==> flow/design.v <==
module fa(
input a,input b,input ci, output s, output co
);
reg s_out,c_out;
always @(*)
begin
s_out=a^b^ci;
c_out=a&b|a&ci|b&ci;
end
assign s=s_out;
assign co=c_out;
endmodule
module add17bit_2sComp(
   input 		     [16:0]		A,
	input 		     [16:0]		B,
	input 		         		ci,
	output		     [16:0]		calculate_out
);
wire [16:0] s;
wire [16:0] co;
fa fa0(A[0],B[0],ci,s[0],co[0]);
fa fa1(A[1],B[1],co[0],s[1],co[1]);
fa fa2(A[2],B[2],co[1],s[2],co[2]);
fa fa3(A[3],B[3],co[2],s[3],co[3]);
fa fa4(A[4],B[4],co[3],s[4],co[4]);
fa fa5(A[5],B[5],co[4],s[5],co[5]);
fa fa6(A[6],B[6],co[5],s[6],co[6]);
fa fa7(A[7],B[7],co[6],s[7],co[7]);
fa fa8(A[8],B[8],co[7],s[8],co[8]);
fa fa9(A[9],B[9],co[8],s[9],co[9]);
fa fa10(A[10],B[10],co[9],s[10],co[10]);
fa fa11(A[11],B[11],co[10],s[11],co[11]);
fa fa12(A[12],B[12],co[11],s[12],co[12]);
fa fa13(A[13],B[13],co[12],s[13],co[13]);
fa fa14(A[14],B[14],co[13],s[14],co[14]);
fa fa15(A[15],B[15],co[14],s[15],co[15]);
fa fa16(A[16],B[16],co[15],s[16],co[16]);
assign calculate_out[16:0]=s;
endmodule 
module add20bit_2sComp(
   input 		     [19:0]		A,
	input 		     [19:0]		B,
	input 		         		ci,
	output		     [19:0]		calculate_out
);
wire [19:0] s;
wire [19:0] co;
fa fa0(A[0],B[0],ci,s[0],co[0]);
fa fa1(A[1],B[1],co[0],s[1],co[1]);
fa fa2(A[2],B[2],co[1],s[2],co[2]);
fa fa3(A[3],B[3],co[2],s[3],co[3]);
fa fa4(A[4],B[4],co[3],s[4],co[4]);
fa fa5(A[5],B[5],co[4],s[5],co[5]);
fa fa6(A[6],B[6],co[5],s[6],co[6]);
fa fa7(A[7],B[7],co[6],s[7],co[7]);
fa fa8(A[8],B[8],co[7],s[8],co[8]);
fa fa9(A[9],B[9],co[8],s[9],co[9]);
fa fa10(A[10],B[10],co[9],s[10],co[10]);
fa fa11(A[11],B[11],co[10],s[11],co[11]);
fa fa12(A[12],B[12],co[11],s[12],co[12]);
fa fa13(A[13],B[13],co[12],s[13],co[13]);
fa fa14(A[14],B[14],co[13],s[14],co[14]);
fa fa15(A[15],B[15],co[14],s[15],co[15]);
fa fa16(A[16],B[16],co[15],s[16],co[16]);
fa fa17(A[17],B[17],co[16],s[17],co[17]);
fa fa18(A[18],B[18],co[17],s[18],co[18]);
fa fa19(A[19],B[19],co[18],s[19],co[19]);
assign calculate_out[19:0]=s;
endmodule 
module bin2bcd
(
	input wire [9:0] bin,
	output wire [3:0] bcd2,bcd1,bcd0,
	output reg neg
);
reg [9:0] abs_bin, rem, ones;
reg [3:0] tens, honds;
always @ (*) begin
	if (bin[9] == 1'b1) 
		begin
		abs_bin = (~bin) + 10'b00_0000_0001;
		neg = 1'b1;
		end
	else 
		begin
		abs_bin = bin;
		neg = 1'b0;
		end
	if (abs_bin >= 10'd500)
		begin
		honds = 4'h5;
		rem = abs_bin - 10'd500; 
		end 
	else if (abs_bin >= 10'd400 && abs_bin < 10'd500)
	   begin
		honds = 4'h4;
		rem = abs_bin - 10'd400;
		end
	else if (abs_bin >= 10'd300 && abs_bin < 10'd400)
	   begin
		honds = 4'h3;
		rem = abs_bin - 10'd300;
		end
	else if (abs_bin >= 10'd200 && abs_bin < 10'd300)
	   begin
		honds = 4'h2;
		rem = abs_bin - 10'd200;
		end
	else if (abs_bin >= 10'd100 && abs_bin < 10'd200)
	   begin
		honds = 4'h1;
		rem = abs_bin - 10'd100;
		end
	else 
	   begin
		honds = 4'h0;
		rem = abs_bin;
		end
	if (rem >= 10'd090)
		begin
		tens = 4'h9;
		ones = rem - 10'd090;
		end
	else if (rem >= 10'd080 && rem < 10'd090)
		begin
		tens = 4'h8;
		ones = rem - 10'd080;
		end
	else if (rem >= 10'd070 && rem < 10'd080)
		begin
		tens = 4'h7;
		ones = rem - 10'd070;
		end
	else if (rem >= 10'd060 && rem < 10'd070)
		begin
		tens = 4'h6;
		ones = rem - 10'd060;
		end
	else if (rem >= 10'd050 && rem < 10'd060)
		begin
		tens = 4'h5;
		ones = rem - 10'd050;
		end
	else if (rem >= 10'd040 && rem < 10'd050)
		begin
		tens = 4'h4;
		ones = rem - 10'd040;
		end
	else if (rem >= 10'd030 && rem < 10'd040)
		begin
		tens = 4'h3;
		ones = rem - 10'd030;
		end
	else if (rem >= 10'd020 && rem < 10'd030)
		begin
		tens = 4'h2;
		ones = rem - 10'd020;
		end
	else if (rem >= 10'd010 && rem < 10'd020)
		begin
		tens = 4'h1;
		ones = rem - 10'd010;
		end
	else 
		begin
		tens = 4'h0;
		ones = rem;
		end
end
assign bcd0 = ones [3:0];
assign bcd1 = tens;
assign bcd2 = honds;
endmodule 
module edge_detection ( 
input clock, 
input input_signal, 
output reg rising_transition
);
reg n; 
wire rising_transition_c;
assign rising_transition_c = ~n & input_signal;
always @(posedge clock) begin 
n                 <= input_signal; 
rising_transition <= rising_transition_c; 
end
endmodule
module cal(
input clk,
input [1:0] KEY,
input [6:2] SW,
input [15:0] smooth_out,
output [1:0] LEDR,
output reg nothing,
output reg [9:0] BCD_in
);
reg enable1;
reg enable2;
reg state_c, state;
reg [15:0] operand1, operand2;
wire [16:0] num1, num2, num3, num4;
wire [16:0] calculate_out1, calculate_out2;
wire load, reset;
wire reset_edge, load_edge;
assign reset = ~KEY[0];
assign load = ~KEY[1];
edge_detection my_edge1(.clock(clk),.input_signal(reset),.rising_transition(reset_edge));
edge_detection my_edge2(.clock(clk),.input_signal(load),.rising_transition(load_edge));
reg [1:0] LED;
assign LEDR[1:0] = LED[1:0];
always @ (*) begin
state_c = state;
LED = 2'b01;
enable1 = 1'b0;
enable2 = 1'b0;
case (state)
1'b0:begin LED = 2'b01; if (load_edge == 1'b1) begin state_c = 1'b1; enable1 = 1'b1; end end
1'b1:begin LED = 2'b10; if (load_edge == 1'b1) begin state_c = 1'b0; enable2 = 1'b1; end end
endcase
if (reset_edge == 1'b1) begin
state_c = 1'b0;
LED = 2'b01;
end
end
always @ (posedge clk) begin
	state <= state_c;
	if (enable1 == 1'b1) begin
		operand1 <= smooth_out;
	end
	if (enable2 == 1'b1) begin
		operand2 <= smooth_out;
   end
end
parameter smooth = 5'b00_001;
parameter operand_1 = 5'b00_010;
parameter operand_2 = 5'b00_100;
parameter add = 5'b01_000;
parameter sub = 5'b10_000;
assign num1 = {operand1[15],operand1};
assign num2 = {operand2[15],operand2};
assign num3 = {operand1[15],operand1};
assign num4 = ~({operand2[15],operand2});
always @ (*) begin
	case (SW[6:2])
	smooth: begin
		BCD_in = smooth_out[9:0];
		nothing = 1'b0;
	end
	operand_1: begin
		BCD_in = operand1[9:0];
		nothing = 1'b0;
	end
	operand_2: begin
		BCD_in = operand2[9:0];
		nothing = 1'b0;
	end
	add: begin
		BCD_in = calculate_out1[9:0];
		nothing = 1'b0;
	end
	sub: begin
		BCD_in = calculate_out2[9:0];
		nothing = 1'b0;
	end
	default: begin
		BCD_in = 10'd0;
		nothing = 1'b1;
	end
	endcase
end
add17bit_2sComp my_add(.A(num1), .B(num2), .ci(1'b0), .calculate_out(calculate_out1));
add17bit_2sComp my_sub(.A(num3), .B(num4), .ci(1'b1), .calculate_out(calculate_out2));
endmodule 
module seg7(
	output		     [7:0]		HEX0,
	output		     [7:0]		HEX1,
	output		     [7:0]		HEX2,
	output		     [7:0]		HEX3,
	output		     [7:0]		HEX4,
	output		     [7:0]		HEX5,
	input                      clk,
	input                      rst,
	input                      nothing,
   input 		     [11:0]		display,
	input                      neg
);
  reg [31:0] out; 
  reg [12:0] count, count_c;  
always @(count or rst) begin
		count_c = count + 13'd1;
		if (count == 13'd4400) begin
		count_c = 13'd0;
		end
		if (rst == 1'b1) begin
		count_c = 13'd0;
		end
end
always @ (posedge clk) begin
	count <= count_c;
end
always @(*) begin
	 case (display [3:0])  
	 4'b0000: begin 
	 out [7:0] = 8'b11000000; 
	 end 
	 4'b0001: begin 
	 out [7:0] = 8'b11111001; 
	 end 
	 4'b0010: begin 
	 out [7:0] = 8'b10100100; 
	 end 
	 4'b0011: begin 
	 out [7:0] = 8'b10110000; 
	 end 
	 4'b0100: begin 
	 out [7:0] = 8'b10011001; 
	 end 
	 4'b0101: begin 
	 out [7:0]= 8'b10010010; 
	 end 
	 4'b0110: begin 
	 out [7:0]= 8'b10000010; 
	 end 
	 4'b0111: begin 
	 out [7:0]= 8'b11111000; 
	 end
	 4'b1000: begin 
	 out [7:0]= 8'b10000000; 
	 end 
	 4'b1001: begin 
	 out [7:0]= 8'b10010000; 
	 end 
	 4'b1010: begin 
	 out [7:0]= 8'b10001000; 
	 end 
	 4'b1011: begin 
	 out [7:0]= 8'b10000011; 
	 end
	 4'b1100: begin 
	 out [7:0]= 8'b11000110; 
	 end 
	 4'b1101: begin 
	 out [7:0]= 8'b10100001; 
	 end 
	 4'b1110: begin 
	 out [7:0]= 8'b10000110; 
	 end 
	 4'b1111: begin 
	 out [7:0]= 8'b10001110; 
	 end
	 default: begin 
	 out [7:0]= 8'b11111111; 
	 end 
	 endcase 
	 case (display [7:4])  
	 4'b0000: begin 
	 out [15:8]= 8'b11000000; 
	 end 
	 4'b0001: begin 
	 out [15:8]= 8'b11111001; 
	 end 
	 4'b0010: begin 
	 out [15:8]= 8'b10100100; 
	 end 
	 4'b0011: begin 
	 out [15:8]= 8'b10110000; 
	 end 
	 4'b0100: begin 
	 out [15:8]= 8'b10011001; 
	 end 
	 4'b0101: begin 
	 out [15:8]= 8'b10010010; 
	 end 
	 4'b0110: begin 
	 out [15:8]= 8'b10000010; 
	 end 
	 4'b0111: begin 
	 out [15:8]= 8'b11111000; 
	 end
	 4'b1000: begin 
	 out [15:8]= 8'b10000000; 
	 end 
	 4'b1001: begin 
	 out [15:8]= 8'b10010000; 
	 end 
	 4'b1010: begin 
	 out [15:8]= 8'b10001000; 
	 end 
	 4'b1011: begin 
	 out [15:8]= 8'b10000011; 
	 end
	 4'b1100: begin 
	 out [15:8]= 8'b11000110; 
	 end 
	 4'b1101: begin 
	 out [15:8]= 8'b10100001; 
	 end 
	 4'b1110: begin 
	 out [15:8]= 8'b10000110; 
	 end 
	 4'b1111: begin 
	 out [15:8]= 8'b10001110; 
	 end
	 default: begin 
	 out [15:8]= 8'b11111111; 
	 end 
	 endcase 
	 case (display [11:8])  
	 4'b0000: begin 
	 out [23:16]= 8'b11000000; 
	 end 
	 4'b0001: begin 
	 out [23:16]= 8'b11111001; 
	 end 
	 4'b0010: begin 
	 out [23:16]= 8'b10100100; 
	 end 
	 4'b0011: begin 
	 out [23:16]= 8'b10110000; 
	 end 
	 4'b0100: begin 
	 out [23:16]= 8'b10011001; 
	 end 
	 4'b0101: begin 
	 out [23:16]= 8'b10010010; 
	 end 
	 4'b0110: begin 
	 out [23:16]= 8'b10000010; 
	 end 
	 4'b0111: begin 
	 out [23:16]= 8'b11111000; 
	 end
	 4'b1000: begin 
	 out [23:16]= 8'b10000000; 
	 end 
	 4'b1001: begin 
	 out [23:16]= 8'b10010000; 
	 end 
	 4'b1010: begin 
	 out [23:16]= 8'b10001000; 
	 end 
	 4'b1011: begin 
	 out [23:16]= 8'b10000011; 
	 end
	 4'b1100: begin 
	 out [23:16]= 8'b11000110; 
	 end 
	 4'b1101: begin 
	 out [23:16]= 8'b10100001; 
	 end 
	 4'b1110: begin 
	 out [23:16]= 8'b10000110; 
	 end 
	 4'b1111: begin 
	 out [23:16]= 8'b10001110; 
	 end
	 default: begin 
	 out [23:16]= 8'b11111111; 
	 end 
	 endcase 
	 case (neg)
	 1'b1: begin
	 out [31:24]= 8'b10111111;
	 end
	 default: begin 
	 out [31:24]= 8'b11111111; 
	 end 
	 endcase
    if (nothing == 1'b1) begin 
	 if (count <= 13'd2200) begin
	 out [7:0] = 8'b1011_1111;
	 out[15:8] = 8'b1011_1111;
	 out[23:16] = 8'b1011_1111; 
	 out[31:24] = 8'b1011_1111;
	 end 
	 else begin
	 out [7:0] = 8'b1111_1111;
	 out[15:8] = 8'b1111_1111;
	 out[23:16] = 8'b1111_1111; 
	 out[31:24] = 8'b1111_1111;
	 end
	 end
 end 
assign HEX0[7:0]=out[7:0];
assign HEX1[7:0]=out[15:8];
assign HEX2[7:0]=out[23:16];
assign HEX3[7:0]=out[31:24];
assign HEX4[7:0]= 8'b11111111;
assign HEX5[7:0]= 8'b11111111;
endmodule
module smooth_filter(
input clk,
input reset,
input [15:0] in,
input [1:0] SW,
output [15:0] out
);
reg [6:0] count, count_c;
wire en;
always @(reset or count) begin
	if (reset == 1'b1) begin
		count_c = 7'd0;
	end
	else begin
		count_c = count + 7'd1;
	end
end
assign en = (count == 7'd99);
reg [15:0] r1, r2, r3, r4, r5, r6, r7, r8, r9, r10, r11, r12, r13, r14, r15, r16;
always @ (posedge clk) begin
	count <= count_c;
	if (en == 1'b1) begin
		r1 <= in;
		r2 <= r1;
		r3 <= r2;
		r4 <= r3;
		r5 <= r4;
		r6 <= r5;
		r7 <= r6;
		r8 <= r7;
		r9 <= r8;
		r10 <= r9;
		r11 <= r10;
		r12 <= r11;
		r13 <= r12;
		r14 <= r13;
		r15 <= r14;
		r16 <= r15;
	end
end
reg [19:0] sum;
wire [19:0] num1, num2, num3, num4, num5, num6, num7, num8;
wire [19:0] num9, num10, num11, num12, num13, num14, num15, num16;
wire ci=1'b0;
wire [19:0] calculate_out1, calculate_out2, calculate_out3, calculate_out4,
            calculate_out5, calculate_out6, calculate_out7, calculate_out8,
				calculate_out9, calculate_out10, calculate_out11, calculate_out12,
				calculate_out13, calculate_out14, calculate_out15;
assign num1 = {{4{r1[15]}},r1};
assign num2 = {{4{r2[15]}},r2};
assign num3 = {{4{r3[15]}},r3};
assign num4 = {{4{r4[15]}},r4};
assign num5 = {{4{r5[15]}},r5};
assign num6 = {{4{r6[15]}},r6};
assign num7 = {{4{r7[15]}},r7};
assign num8 = {{4{r8[15]}},r8};
assign num9 = {{4{r9[15]}},r9};
assign num10 = {{4{r10[15]}},r10};
assign num11 = {{4{r11[15]}},r11};
assign num12 = {{4{r12[15]}},r12};
assign num13 = {{4{r13[15]}},r13};
assign num14 = {{4{r14[15]}},r14};
assign num15 = {{4{r15[15]}},r15};
assign num16 = {{4{r16[15]}},r16};
always @(*) begin
	sum = num1;
	case (SW[1:0]) 
	2'b00:begin 
		sum = num1;
	end
	2'b01:begin
		sum = calculate_out1;
		sum = sum >> 1; 
	end
	2'b10:begin
		sum = calculate_out3;
		sum = sum >> 2;  
	end
	2'b11:begin
		sum = calculate_out15;
		sum = sum >> 4;  
	end
	endcase 
end
assign out = sum[15:0];
add20bit_2sComp my_adder1 (.A(num1),.B(num2),.ci(ci),.calculate_out(calculate_out1));
add20bit_2sComp my_adder2 (.A(calculate_out1),.B(num3),.ci(ci),.calculate_out(calculate_out2));
add20bit_2sComp my_adder3(.A(calculate_out2),.B(num4),.ci(ci),.calculate_out(calculate_out3));
add20bit_2sComp my_adder4(.A(calculate_out3),.B(num5),.ci(ci),.calculate_out(calculate_out4));
add20bit_2sComp my_adder5 (.A(calculate_out4),.B(num6),.ci(ci),.calculate_out(calculate_out5));
add20bit_2sComp my_adder6(.A(calculate_out5),.B(num7),.ci(ci),.calculate_out(calculate_out6));
add20bit_2sComp my_adder7(.A(calculate_out6),.B(num8),.ci(ci),.calculate_out(calculate_out7));
add20bit_2sComp my_adder8 (.A(calculate_out7),.B(num9),.ci(ci),.calculate_out(calculate_out8));
add20bit_2sComp my_adder9(.A(calculate_out8),.B(num10),.ci(ci),.calculate_out(calculate_out9));
add20bit_2sComp my_adder10(.A(calculate_out9),.B(num11),.ci(ci),.calculate_out(calculate_out10));
add20bit_2sComp my_adder11(.A(calculate_out10),.B(num12),.ci(ci),.calculate_out(calculate_out11));
add20bit_2sComp my_adder12(.A(calculate_out11),.B(num13),.ci(ci),.calculate_out(calculate_out12));
add20bit_2sComp my_adder13(.A(calculate_out12),.B(num14),.ci(ci),.calculate_out(calculate_out13));
add20bit_2sComp my_adder14(.A(calculate_out13),.B(num15),.ci(ci),.calculate_out(calculate_out14));
add20bit_2sComp my_adder15(.A(calculate_out14),.B(num16),.ci(ci),.calculate_out(calculate_out15));
endmodule 
module calc_top (
   input              clk,
   input              rst,
   input      [15:0]  data_x,
   input      [1:0]   KEY,
   input      [6:0]   SW,
   output     [7:0]   HEX0,
   output     [7:0]   HEX1,
   output     [7:0]   HEX2,
   output     [7:0]   HEX3,
   output     [7:0]   HEX4,
   output     [7:0]   HEX5,
   output     [1:0]   LEDR
   );
wire [3:0] bcd2, bcd1, bcd0;
wire neg;
wire [15:0] smooth_out;
wire nothing;
wire [9:0] BCD_in;
smooth_filter my_filter (.clk(clk), .reset(rst), .in(data_x[15:0]), .SW(SW[1:0]), .out(smooth_out));
cal my_cal (.clk(clk), .KEY(KEY), .SW(SW[6:2]), .smooth_out(smooth_out), .LEDR(LEDR[1:0]), .nothing(nothing), .BCD_in(BCD_in));
bin2bcd my_bin2bcd (.bin(BCD_in), .bcd2(bcd2), .bcd1(bcd1), .bcd0(bcd0), .neg(neg));
seg7 my_seg7 (.HEX0(HEX0), .HEX1(HEX1), .HEX2(HEX2), .HEX3(HEX3), .HEX4(HEX4), .HEX5(HEX5), .clk(clk), .rst(rst), .nothing(nothing), .display({bcd2, bcd1, bcd0}), .neg(neg));
endmodule
# Tool chain data of calc_top
# The steps from the RTL of calc_top to its reports follow in flow order.
# Lines are those of the file above, counted from 1.
# Operators: Yosys type, input widths -> output width; for muxes data width and select width s.
# Cell names lack the library's common part.
# Not given: n/a
[inputs]
top_module = "calc_top"
clock_port = "clk"
cell_library = "sky130hd"
corner = "tt_025C_1v80"

# Word-level counts
# Yosys after proc, flatten, opt, wreduce and memory -nomap, before mapping. Memory bits, and registers merged into a memory's read port (data or address), are not among the register bits. Print and check cells are not counted.
# Yosys's memory passes give these memory sizes; they may raise the number of words (mostly to a power of two), join words into wider ones and drop unused or constant bits.
[bits]
reg_bits = 301
mem_bits_ro = 336
memories = 3
input_bits = 27
output_inout_bits = 50
[memory_table]
columns = ["name", "size", "word_bits", "read_ports", "wr", "line", "text"]
rows = [
  ["(no name shown)", 16, 7, 1, 0, 301, "case (display [3:0])"],
  ["(no name shown)", 16, 7, 1, 0, 354, "case (display [7:4])"],
  ["(no name shown)", 16, 7, 1, 0, 407, "case (display [11:8])"],
]
[classes]
n_addsub = 17
cmp = 27
n_eq = 10
n_mux = 42
logic = 1445
reduce_and_logical = 15
[op_table]
columns = ["operator", "count"]
rows = [
  ["$and 1x1->1", 607],
  ["$xor 1x1->1", 436],
  ["$or 1x1->1", 394],
  ["$mux 4", 21],
  ["$mux 10", 6],
  ["$pmux 10 s5", 1],
  ["$ge 10x7->1 const B", 4],
  ["$pmux 10 s4", 1],
  ["$mux 32", 1],
  ["$ge 10x6->1 const B", 3],
  ["$lt 10x6->1 const B", 3],
  ["$lt 10x7->1 const B", 3],
  ["$sub 10x9->10 const B", 3],
  ["$ge 10x9->1 const B", 3],
  ["$lt 10x9->1 const B", 3],
  ["$ge 10x5->1 const B", 2],
  ["$lt 10x5->1 const B", 2],
  ["$not 10->10", 2],
  ["$sub 4x4->4 const B", 5],
  ["$mux 7", 2],
  ["$add 13x1->13 const B", 1],
  ["$le 13x12->1 const B", 1],
  ["$eq 13x13->1 const B", 1],
  ["$logic_and 1x1->1", 12],
  ["$add 10x1->10 const B", 1],
  ["$ge 10x4->1 const B", 1],
  ["$sub 10x7->10 const B", 1],
  ["$sub 10x8->10 const B", 1],
]
# Other operator kinds: 22; their cells: 35.

# Longest topological paths
# Depth = most cells in a row (Yosys ltp): at word level without a register or memory, in the mapped netlist without a sequential cell, where the memories' decode and read muxes count.
[depth]
ltp_word = 89
ABC_AREA = 1
mapped_depth = 84
ltp_nobuf = 83

# Mapped cells and area
# Yosys stat after the flow's synthesis: flattened, memories mapped to cells. It holds for the ABC_AREA given above (unset counts as 0); a run with the other value may have another netlist.
[by_type]
columns = ["cell_type", "count", "type_area_um2"]
rows = [
  ["edfxtp_1", 244, 7.33E+03],
  ["fa_1", 193, 3.86E+03],
  ["nand2_1", 294, 1.1E+03],
  ["inv_1", 205, 769.488],
  ["ha_1", 58, 725.696],
  ["dfxtp_1", 25, 500.48],
  ["nand3_1", 70, 350.336],
  ["nor2_1", 65, 243.984],
  ["buf_4", 27, 202.694],
  ["a21oi_1", 24, 120.115],
  ["nand2_2", 18, 112.608],
  ["o21ai_0", 22, 110.106],
  ["o22ai_1", 16, 100.096],
  ["xor2_1", 11, 96.342],
  ["nand4_1", 14, 87.584],
  ["inv_2", 23, 86.333],
  ["nand3b_1", 11, 82.579],
  ["o211ai_1", 10, 75.072],
]
# Other cell types: 39; their cells: 105.
[synth_totals]
mapped_cells = 1435
yosys_area_um2 = 16847.4
seq_area_um2 = 7827.5
flip_flops = 269
n_buf = 33

# Path before layout
# OpenSTA on the mapped netlist: ideal clock, no wires. The path of least setup slack (recovery checks aside). Input and output delay are each 20% of the period. Register names are those of the netlist, which keeps one name where synthesis merged equal registers.
[synth_timing]
path_type = "reg-to-output"
from = "reg my_filter.r1[0]"
to = "out HEX0[1]"
clock_period_ps = 28000
t_first_pin_ps = 0
t_arrival_ps = 18238
setup_slack_ps = 4162
path_delay_ps = 18238
stages = 68
path_buffers = 1
period_less_setup_slack_ps = 23838
# "path_delay_ps" = arrival - input delay + setup time.
# At an output port there is no setup time.
# "stages" counts driving pins, that of a launching flip-flop among them; a cell with two outputs on the path counts twice.
# "period_less_setup_slack_ps" = period - worst setup slack (recovery checks aside). The figure is calculated, with input and output delays left at 20% of the set period.
# Between the ends stands the longest chain of elaborated cells between them, by number of cells; it is not shown to be the way that was timed. Of several equally long chains one is given.
# Each line given opens the expression or statement behind the cell; cells for indexed reads and writes are added by Yosys, which also makes memories of some case tables.
# A memory read counts as a cell of the chain, while the word-level depth stops at memories.
[synth_between]
path_cell_list = "edfxtp_1 > ha_1 > inv_1 > fa_1 > fa_1 > fa_1 > fa_1 > fa_1 > fa_1 > fa_1 > fa_1 > fa_1 > fa_1 > fa_1 > inv_1 > fa_1 > fa_1 > fa_1 > [... 32 more ...] > nor2_2 > xor2_1 > inv_2 > ha_1 > nand2_1 > nor2_1 > nor3_2 > nand2_2 > inv_2 > o21ai_2 > nand2_1 > nand3b_4 > xor2_4 > inv_1 > ha_1 > inv_1 > nand2_1 > o211ai_1"
elab_chain_cells = 91
cone_cells = 1361
lines_between = 36
classes_between = "15 x add/sub; 26 x compare; 18 x mux; 1289 x logic; 12 x reduce/logical; 1 x memory"
[synth_rtl]
columns = ["element", "line", "text"]
rows = [
  ["start, declared", 508, "reg [15:0] r1, r2, r3, r4, r5, r6, r7, r8, r9, r10, r11, r12, r13, r14, r15, r16;"],
  ["start, assigned", 512, "r1 <= in;"],
  ["$and 1x1->1 x2", 8, "c_out=a&b|a&ci|b&ci;"],
  ["$or 1x1->1 x2", 8, ""],
  ["$and 1x1->1", 8, ""],
  ["$or 1x1->1 x2", 8, ""],
  ["$and 1x1->1", 8, ""],
  ["$or 1x1->1 x2", 8, ""],
  ["$and 1x1->1", 8, ""],
  ["[... 73 more ...]", "n/a", ""],
  ["$mux 4", 139, "else if (rem >= 10'd050 && rem < 10'd060)"],
  ["$mux 4", 134, "else if (rem >= 10'd060 && rem < 10'd070)"],
  ["$mux 4", 129, "else if (rem >= 10'd070 && rem < 10'd080)"],
  ["$mux 4", 124, "else if (rem >= 10'd080 && rem < 10'd090)"],
  ["$mux 4", 119, "if (rem >= 10'd090)"],
  ["$mem_v2 16x7", 301, "case (display [3:0])"],
  ["$mux 32", 468, "if (nothing == 1'b1) begin"],
  ["end, declared", 597, "output     [7:0]   HEX0,"],
]

# Timing after layout
# Path of least setup slack in the final report of record 1 (OpenROAD, finished layout, wires in). Where an end is a register, its clock arrival counts in the times.
# The path's times are printed in steps of 10 ps; the period is the one set.
[layout_timing]
path_type = "reg-to-output"
from = "reg my_filter.r1[0]"
to = "out HEX0[1]"
clock_period_ps = 28000
t_first_pin_ps = 580
t_arrival_ps = 21010
setup_slack_ps = 1390
stages = 69
path_buffers = 1
# Between the ends stands the longest chain of elaborated cells between them, by number of cells; it is not shown to be the way that was timed. Of several equally long chains one is given.
# A memory read counts as a cell of the chain, while the word-level depth stops at memories.
[layout_between]
path_cell_list = "edfxtp_1 > ha_1 > inv_1 > fa_1 > fa_1 > fa_1 > fa_1 > fa_1 > fa_1 > fa_1 > fa_1 > fa_1 > fa_1 > fa_1 > inv_1 > fa_1 > fa_1 > fa_1 > [... 33 more ...] > xor2_2 > inv_2 > ha_1 > nand2_1 > nor2_1 > nor3_2 > nand2_2 > inv_2 > o21ai_2 > nand2_1 > nand3b_4 > xor2_4 > inv_1 > ha_1 > inv_1 > nand2_1 > o211ai_1 > clkdlybuf4s50_1"
elab_chain_cells = 91
cone_cells = 1361
lines_between = 36
classes_between = "15 x add/sub; 26 x compare; 18 x mux; 1289 x logic; 12 x reduce/logical; 1 x memory"
[layout_rtl]
columns = ["element", "line", "text"]
rows = [
  ["start, declared", 508, "reg [15:0] r1, r2, r3, r4, r5, r6, r7, r8, r9, r10, r11, r12, r13, r14, r15, r16;"],
  ["start, assigned", 512, "r1 <= in;"],
  ["$and 1x1->1 x2", 8, "c_out=a&b|a&ci|b&ci;"],
  ["$or 1x1->1 x2", 8, ""],
  ["$and 1x1->1", 8, ""],
  ["$or 1x1->1 x2", 8, ""],
  ["$and 1x1->1", 8, ""],
  ["$or 1x1->1 x2", 8, ""],
  ["$and 1x1->1", 8, ""],
  ["[... 73 more ...]", "n/a", ""],
  ["$mux 4", 139, "else if (rem >= 10'd050 && rem < 10'd060)"],
  ["$mux 4", 134, "else if (rem >= 10'd060 && rem < 10'd070)"],
  ["$mux 4", 129, "else if (rem >= 10'd070 && rem < 10'd080)"],
  ["$mux 4", 124, "else if (rem >= 10'd080 && rem < 10'd090)"],
  ["$mux 4", 119, "if (rem >= 10'd090)"],
  ["$mem_v2 16x7", 301, "case (display [3:0])"],
  ["$mux 32", 468, "if (nothing == 1'b1) begin"],
  ["end, declared", 597, "output     [7:0]   HEX0,"],
]

# Flow measurements of calc_top on sky130hd: 6 stored runs with different settings, listed in no order. Input and output delays are each 20% of the period that was set; the output load is 0.01 pF.
# "clock_period_reached_ps" means the clock period less the worst setup slack. The figure is calculated, with input and output delays left at 20% of the set period.
# "worst_path_ps" is the time allowed to the run's worst setup path (the clock period less input and output delay, where it has them) less its slack. Clock arrival times count: a late capture clock shortens it, a late launch clock lengthens it.
# "final_power_uw" is the tool's figure for a default switching activity; nothing was simulated.
# "worst_path_ps" is known to 10 ps.

[[run]]
name = "record 1"
[run.settings]
ABC_AREA = 1
CORE_UTILIZATION = 19
SLEW_MARGIN = 25
period_ns = 28.0
CAP_MARGIN = 20
CORE_MARGIN = 2
[run.results]
worst_path_ps = 21010
critical_path_kind = "reg-to-output"
final_die_area_um2 = 91068.2
worstSetupSlack_ps = 1387
clock_period_reached_ps = 26613
stdcell_area_um2 = 19686.4
final_power_uw = 1033
yosys_chip_area_um2 = 16847.4

[[run]]
name = "record 2"
[run.settings]
CAP_MARGIN = 30
CELL_PAD_IN_SITES_DETAIL_PLACEMENT = 1
CELL_PAD_IN_SITES_GLOBAL_PLACEMENT = 3
CORE_MARGIN = 8
CORE_UTILIZATION = 53
GPL_ROUTABILITY_DRIVEN = 0
GPL_TIMING_DRIVEN = 1
MIN_ROUTING_LAYER = "met2"
PLACE_DENSITY = 0.76
SLEW_MARGIN = 0
period_ns = 34.5
[run.results]
final_power_uw = 872.8
clock_period_reached_ps = 30753
yosys_chip_area_um2 = 17624.4
worstSetupSlack_ps = 3747
final_die_area_um2 = 39344.7
worst_path_ps = 23850
critical_path_kind = "reg-to-output"
stdcell_area_um2 = 19454.9

[[run]]
name = "record 3"
[run.settings]
ABC_AREA = 0
CAP_MARGIN = 40
CORE_UTILIZATION = 19
HOLD_SLACK_MARGIN = 0.02
SLEW_MARGIN = 5
period_ns = 20.1
CORE_MARGIN = 2
[run.results]
worst_path_ps = 18940
critical_path_kind = "reg-to-output"
stdcell_area_um2 = 23626.4
yosys_chip_area_um2 = 17624.4
clock_period_reached_ps = 22960
worstSetupSlack_ps = -2860
final_die_area_um2 = 95212.4
final_power_uw = 1711

[[run]]
name = "record 4"
[run.settings]
CAP_MARGIN = 30
CORE_UTILIZATION = 53
PLACE_DENSITY = 0.76
SETUP_SLACK_MARGIN = 4.96
period_ns = 34.5
CORE_MARGIN = 2
SLEW_MARGIN = 20
[run.results]
worstSetupSlack_ps = 5954
final_die_area_um2 = 34728.2
stdcell_area_um2 = 19675.1
final_power_uw = 862.8
yosys_chip_area_um2 = 17624.4
worst_path_ps = 21650
critical_path_kind = "reg-to-output"
clock_period_reached_ps = 28546

[[run]]
name = "record 5"
[run.settings]
CAP_MARGIN = 30
CELL_PAD_IN_SITES_DETAIL_PLACEMENT = 2
CELL_PAD_IN_SITES_GLOBAL_PLACEMENT = 3
CORE_ASPECT_RATIO = 1.48
CORE_MARGIN = 8
CORE_UTILIZATION = 53
GPL_ROUTABILITY_DRIVEN = 0
GPL_TIMING_DRIVEN = 1
MIN_ROUTING_LAYER = "met1"
PLACE_DENSITY = 0.76
SLEW_MARGIN = 0
period_ns = 34.5
[run.results]
stdcell_area_um2 = 19439.9
clock_period_reached_ps = 33047
final_die_area_um2 = 39457.3
final_power_uw = 893.1
worst_path_ps = 26150
critical_path_kind = "reg-to-output"
yosys_chip_area_um2 = 17624.4
worstSetupSlack_ps = 1453

[[run]]
name = "record 6"
[run.settings]
ABC_AREA = 0
CAP_MARGIN = 40
CORE_UTILIZATION = 19
CTS_CLUSTER_DIAMETER = 27
HOLD_SLACK_MARGIN = 0.21
MIN_ROUTING_LAYER = "met2"
SLEW_MARGIN = 5
period_ns = 20.1
CORE_MARGIN = 2
[run.results]
yosys_chip_area_um2 = 17624.4
worstSetupSlack_ps = -2928
worst_path_ps = 19010
critical_path_kind = "reg-to-output"
final_power_uw = 2162
final_die_area_um2 = 95212.4
stdcell_area_um2 = 24916.4
clock_period_reached_ps = 23028
